==> flow/design.v <==
module b8Xb8_s16( 
  input clk,
  input rst_n, 
  input [7:0] in1_0  ,
  input [7:0] in1_1  ,
  input [7:0] in1_2  ,
  input [7:0] in1_3  ,
  input [7:0] in1_4  ,
  input [7:0] in1_5  ,
  input [7:0] in1_6  ,
  input [7:0] in1_7  ,
  input [7:0] in1_8  ,
  input [7:0] in1_9  ,
  input [7:0] in1_10 ,
  input [7:0] in1_11 ,
  input [7:0] in1_12 ,
  input [7:0] in1_13 ,
  input [7:0] in1_14 ,
  input [7:0] in1_15 ,
  input [7:0] in2_0  ,
  input [7:0] in2_1  ,
  input [7:0] in2_2  ,
  input [7:0] in2_3  ,
  input [7:0] in2_4  ,
  input [7:0] in2_5  ,
  input [7:0] in2_6  ,
  input [7:0] in2_7  ,
  input [7:0] in2_8  ,
  input [7:0] in2_9  ,
  input [7:0] in2_10 ,
  input [7:0] in2_11 ,
  input [7:0] in2_12 ,
  input [7:0] in2_13 ,
  input [7:0] in2_14 ,
  input [7:0] in2_15 ,
  output [11:0] out
  );
  reg [19:0] psum;
  reg [15:0] prod_0  ;
  reg [15:0] prod_1  ;
  reg [15:0] prod_2  ;
  reg [15:0] prod_3  ;
  reg [15:0] prod_4  ;
  reg [15:0] prod_5  ;
  reg [15:0] prod_6  ;
  reg [15:0] prod_7  ;
  reg [15:0] prod_8  ;
  reg [15:0] prod_9  ;
  reg [15:0] prod_10 ;
  reg [15:0] prod_11 ;
  reg [15:0] prod_12 ;
  reg [15:0] prod_13 ;
  reg [15:0] prod_14 ;
  reg [15:0] prod_15 ;
  always @(negedge rst_n or posedge clk) begin
    if (rst_n == 1'b0) begin
      prod_0  <= 16'b0;
      prod_1  <= 16'b0;
      prod_2  <= 16'b0;
      prod_3  <= 16'b0;
      prod_4  <= 16'b0;
      prod_5  <= 16'b0;
      prod_6  <= 16'b0;
      prod_7  <= 16'b0;
      prod_8  <= 16'b0;
      prod_9  <= 16'b0;
      prod_10 <= 16'b0;
      prod_11 <= 16'b0;
      prod_12 <= 16'b0;
      prod_13 <= 16'b0;
      prod_14 <= 16'b0;
      prod_15 <= 16'b0;
      psum <= 20'b0;
    end else begin
      prod_0  <= in1_0  * in2_0  ;
      prod_1  <= in1_1  * in2_1  ;
      prod_2  <= in1_2  * in2_2  ;
      prod_3  <= in1_3  * in2_3  ;
      prod_4  <= in1_4  * in2_4  ;
      prod_5  <= in1_5  * in2_5  ;
      prod_6  <= in1_6  * in2_6  ;
      prod_7  <= in1_7  * in2_7  ;
      prod_8  <= in1_8  * in2_8  ;
      prod_9  <= in1_9  * in2_9  ;
      prod_10 <= in1_10 * in2_10 ;
      prod_11 <= in1_11 * in2_11 ;
      prod_12 <= in1_12 * in2_12 ;
      prod_13 <= in1_13 * in2_13 ;
      prod_14 <= in1_14 * in2_14 ;
      prod_15 <= in1_15 * in2_15 ;
      psum <= prod_0  + prod_1  + prod_2  + prod_3
           + prod_4  + prod_5  + prod_6  + prod_7
           + prod_8  + prod_9  + prod_10 + prod_11
           + prod_12 + prod_13 + prod_14 + prod_15;
    end
  end
  assign out = psum[19:9];
endmodule
# Step by step through the tools: b8Xb8_s16
# Tool output for the design above, in the order of the flow.
# Lines are those of the file above, counted from 1.
inputs:
  top: "b8Xb8_s16"
  clock: "clk"
  cell_library: "sky130hd"
  pvt_corner: "tt_025C_1v80"

# After elaboration
# Counts by Yosys on the flattened word-level netlist (proc, flatten, opt, wreduce; memories kept). Register bits leave out memories and registers merged into their read ports (data or address); mux counts leave out enables and synchronous resets folded into registers. Print and check cells are left out. Cells with the same type and inputs are merged into one.
word_totals:
  in_bits: 258
  regBits: 276
  wordCells: 48
  output_inout_bits: 12
op_classes:
  addsub: 15
  multipliers: 16
ops:
  columns: ["operator", "count"]
  rows:
  - ["8-bit by 8-bit multiplier with 16-bit output", 16]
  - ["20-bit by 16-bit adder with 20-bit output", 11]
  - ["19-bit by 16-bit adder with 20-bit output", 1]
  - ["18-bit by 16-bit adder with 19-bit output", 1]
  - ["17-bit by 16-bit adder with 18-bit output", 1]
  - ["16-bit by 16-bit adder with 17-bit output", 1]

# Depth
# Yosys ltp: most cells in a row. Word level: on the elaborated netlist, between registers, memories and ports. Mapped: between sequential cells and ports; inverters and the memories' decode and read muxes count.
logic_depth:
  depth_word: 15
  ABC_AREA: 1
  ltp_mapped: 23
  ltp_nobuf: 23

# After synthesis
# Yosys stat after the flow's synthesis: flattened, memories mapped to cells. It holds for the ABC_AREA given above (unset counts as 0); a run with the other value may have another netlist.
# Totals and module areas in this step are rounded.
by_type:
  columns: ["cell_type", "count", "area_total_um2"]
  rows:
  - ["sky130_fd_sc_hd__fa_1", 795, 1.59E+04]
  - ["sky130_fd_sc_hd__ha_1", 602, 7.53E+03]
  - ["sky130_fd_sc_hd__dfrtp_1", 267, 6.68E+03]
  - ["sky130_fd_sc_hd__inv_1", 1710, 6.42E+03]
  - ["sky130_fd_sc_hd__nand2_1", 1333, 5E+03]
  - ["sky130_fd_sc_hd__xor2_1", 139, 1.22E+03]
  - ["sky130_fd_sc_hd__clkbuf_1", 256, 960.922]
  - ["sky130_fd_sc_hd__a21oi_1", 171, 855.821]
  - ["sky130_fd_sc_hd__xnor2_1", 56, 490.47]
  - ["sky130_fd_sc_hd__nor2_1", 122, 457.939]
  - ["sky130_fd_sc_hd__nand3_1", 75, 375.36]
  - ["sky130_fd_sc_hd__o21ai_2", 33, 289.027]
  - ["sky130_fd_sc_hd__o2111ai_1", 25, 218.96]
  - ["sky130_fd_sc_hd__o21ai_0", 38, 190.182]
  - ["sky130_fd_sc_hd__a211oi_1", 19, 142.637]
  - ["sky130_fd_sc_hd__nand4_1", 20, 125.12]
  - ["sky130_fd_sc_hd__o21ai_1", 25, 125.12]
  - ["sky130_fd_sc_hd__nand3b_1", 11, 82.579]
# Other cell types: 13; their cells: 42.
mapped:
  buffers: 257
  ffs: 267
  cells: 5739
  sequential_area_um2: 6700
  mapped_area_um2: 47000

# Path before layout
# OpenSTA on the mapped netlist: ideal clock, no wires. The path of least setup slack (recovery checks aside). Input and output delay are each 20% of the period. Register names are those of the netlist, which keeps one name where synthesis merged equal registers.
synth_path:
  kind: "input port to flip-flop"
  start: "input in2_14[2]"
  end: "register prod_14[12]"
  clock_period_ns: 7.5
  delay_ns: 3.550
  path_buffers: 1
  setup_ns: 0.125
  path_stages: 15
  t_required_ns: 7.375
  t_first_pin_ns: 1.500
  input_delay_ns: 1.500
  setup_slack_ns: 2.451
  arrival_time_ns: 4.925
  period_less_setup_slack_ns: 5.049
# "delay_ns" is the arrival time less input delay plus setup time.
# "path_stages" counts driving pins, that of a launching flip-flop among them; a cell with two outputs on the path counts twice.
# "period_less_setup_slack_ns" = period - worst setup slack (recovery checks aside). The figure is calculated, with input and output delays left at 20% of the set period.
# Between the ends stands the longest chain of elaborated cells between them, by number of cells; it is not shown to be the way that was timed. Of several equally long chains one is given.
# A line is the first line of the expression or statement that the cell stems from. Yosys adds cells for indexed reads and writes and turns some case tables into memories.
synth_between:
  cell_sequence: "sky130_fd_sc_hd__clkbuf_1 > sky130_fd_sc_hd__nand2_1 > sky130_fd_sc_hd__fa_1 > sky130_fd_sc_hd__fa_1 > sky130_fd_sc_hd__inv_1 > sky130_fd_sc_hd__fa_1 > sky130_fd_sc_hd__inv_1 > sky130_fd_sc_hd__fa_1 > sky130_fd_sc_hd__inv_1 > sky130_fd_sc_hd__ha_1 > sky130_fd_sc_hd__a21oi_1 > sky130_fd_sc_hd__o21ai_1 > sky130_fd_sc_hd__a21oi_1 > sky130_fd_sc_hd__o21ai_2 > sky130_fd_sc_hd__xor2_1"
  elab_chain_len: 1
  cells_between: 1
  lines_between: 1
  cone_classes: "1 x mul"
synth_lines:
  columns: ["element", "line_no", "text"]
  rows:
  - ["start: declaration", 34, "input [7:0] in2_14 ,"]
  - ["8-bit by 8-bit multiplier with 16-bit output", 89, "prod_14 <= in1_14 * in2_14 ;"]
  - ["end: assignment", 71, "prod_14 <= 16'b0;"]
  - ["end: assignment", 89, null]
  - ["end: declaration", 53, "reg [15:0] prod_14 ;"]

# Worst path after layout
# Path of least setup slack in the final report of entry A (OpenROAD, finished layout, wires in). Where an end is a register, its clock arrival counts in the times.
layout_path:
  kind: "flip-flop to flip-flop"
  start: "register prod_3[10]"
  end: "register psum[16]"
  t_required_ns: 7.94
  t_first_pin_ns: 0.54
  path_buffers: 0
  arrival_time_ns: 5.62
  setup_slack_ns: 2.32
  path_stages: 20
  clock_period_ns: 7.5
  setup_ns: 0.11
# Between the ends stands the longest chain of elaborated cells between them, by number of cells; it is not shown to be the way that was timed. Of several equally long chains one is given.
layout_between:
  cell_sequence: "sky130_fd_sc_hd__dfrtp_1 > sky130_fd_sc_hd__inv_1 > sky130_fd_sc_hd__fa_1 > sky130_fd_sc_hd__inv_1 > sky130_fd_sc_hd__fa_1 > sky130_fd_sc_hd__fa_1 > sky130_fd_sc_hd__fa_1 > sky130_fd_sc_hd__fa_1 > sky130_fd_sc_hd__inv_1 > sky130_fd_sc_hd__fa_1 > sky130_fd_sc_hd__inv_1 > sky130_fd_sc_hd__ha_1 > sky130_fd_sc_hd__nand2_1 > sky130_fd_sc_hd__inv_1 > sky130_fd_sc_hd__a21oi_2 > sky130_fd_sc_hd__nor2_1 > sky130_fd_sc_hd__nor3_2 > sky130_fd_sc_hd__nand2_1 > sky130_fd_sc_hd__nand2_1 > sky130_fd_sc_hd__nand2_1"
  elab_chain_len: 13
  cells_between: 13
  lines_between: 1
  cone_classes: "13 x add/sub"
layout_lines:
  columns: ["element", "line_no", "text"]
  rows:
  - ["start: declaration", 42, "reg [15:0] prod_3  ;"]
  - ["start: assignment", 60, "prod_3  <= 16'b0;"]
  - ["start: assignment", 78, "prod_3  <= in1_3  * in2_3  ;"]
  - ["18-bit by 16-bit adder with 19-bit output", 91, "psum <= prod_0  + prod_1  + prod_2  + prod_3"]
  - ["19-bit by 16-bit adder with 20-bit output", 91, null]
  - ["20-bit by 16-bit adder with 20-bit output (11 in a row)", 91, null]
  - ["end: assignment", 73, "psum <= 20'b0;"]
  - ["end: assignment", 91, null]
  - ["end: declaration", 38, "reg [19:0] psum;"]

## Implementation results

Record of 2 stored runs of the RTL-to-layout flow on b8Xb8_s16, platform sky130hd. The runs are unordered. Constraints: input delay and output delay 20% of the set period each, output load 0.01 pF.
"period_reached_ns" is the run's clock period less its worst setup slack. It is reckoned from that one timing run; input and output delays stay at 20% of the period that was set.
"critical_path_time_ns" = time allowed to the worst setup path (clock period - input delay - output delay, where it has them) - its slack; a late launch clock adds to it, a late capture clock takes from it.
The measured numbers are rounded.

--- entry A ---
==> flow/run.sh <==
#!/bin/bash
# the make line also repeats the synthesis and layout settings of config.mk as NAME=value (left out here)
make -C /OpenROAD-flow-scripts/flow DESIGN_CONFIG=/design/flow/config.mk WORK_HOME=/design/flow/orfs CLKGATE_MAP_FILE= finish
==> flow/config.mk <==
export PLATFORM = sky130hd
export DESIGN_NAME = b8Xb8_s16
export DESIGN_NICKNAME = b8Xb8_s16
export VERILOG_FILES = /design/flow/design.v
export SDC_FILE = /design/flow/constraint.sdc
export NUM_CORES = 4
export LEC_CHECK = 0
export ABC_AREA = 1
export CAP_MARGIN = 40
export CELL_PAD_IN_SITES_DETAIL_PLACEMENT = 1
export CELL_PAD_IN_SITES_GLOBAL_PLACEMENT = 2
export CORE_MARGIN = 2
export CORE_UTILIZATION = 40
export CTS_CLUSTER_DIAMETER = 383
export CTS_CLUSTER_SIZE = 68
export GPL_TIMING_DRIVEN = 0
export HOLD_SLACK_MARGIN = 0.02
export SLEW_MARGIN = 25
==> flow/constraint.sdc <==
create_clock -name core_clock -period 7.5 [get_ports {clk}]
set_input_delay 1.5000 -clock core_clock [delete_from_list [all_inputs] [get_ports {clk}]]
set_output_delay 1.5000 -clock core_clock [all_outputs]
set_load 0.01 [all_outputs]

==> results, as YAML <==
results:
  synth_area_um2: 47000
  design.die.area_um2: 120000
  final_cell_area_um2: 50000
  timing.setup.ws_ns: 2.3
  critical_path_time_ns: 5.18
  worst_setup_path_type: "flip-flop to flip-flop"
  utilization_pct: 42
  tns_ns: 0.000
  period_reached_ns: 5.181

--- entry B ---
==> flow/run.sh <==
#!/bin/bash
# the make line also repeats the synthesis and layout settings of config.mk as NAME=value (left out here)
make -C /OpenROAD-flow-scripts/flow DESIGN_CONFIG=/design/flow/config.mk WORK_HOME=/design/flow/orfs CLKGATE_MAP_FILE= finish
==> flow/config.mk <==
export PLATFORM = sky130hd
export DESIGN_NAME = b8Xb8_s16
export DESIGN_NICKNAME = b8Xb8_s16
export VERILOG_FILES = /design/flow/design.v
export SDC_FILE = /design/flow/constraint.sdc
export NUM_CORES = 4
export LEC_CHECK = 0
export CAP_MARGIN = 35
export CELL_PAD_IN_SITES_DETAIL_PLACEMENT = 1
export CELL_PAD_IN_SITES_GLOBAL_PLACEMENT = 3
export CORE_ASPECT_RATIO = 1.42
export CORE_MARGIN = 8
export CORE_UTILIZATION = 34
export GPL_ROUTABILITY_DRIVEN = 0
export GPL_TIMING_DRIVEN = 0
export HOLD_SLACK_MARGIN = 0.28
export MIN_ROUTING_LAYER = met1
export PLACE_DENSITY_LB_ADDON = 0.12
export SETUP_SLACK_MARGIN = 0.29
export SLEW_MARGIN = 30
==> flow/constraint.sdc <==
create_clock -name core_clock -period 6.01 [get_ports {clk}]
set_input_delay 1.2020 -clock core_clock [delete_from_list [all_inputs] [get_ports {clk}]]
set_output_delay 1.2020 -clock core_clock [all_outputs]
set_load 0.01 [all_outputs]

==> results, as YAML <==
results:
  synth_area_um2: 45000
  design.die.area_um2: 140000
  final_cell_area_um2: 51000
  timing.setup.ws_ns: 0.41
  critical_path_time_ns: 5.60
  worst_setup_path_type: "flip-flop to flip-flop"
  utilization_pct: 39
  tns_ns: 0.000
  period_reached_ns: 5.597
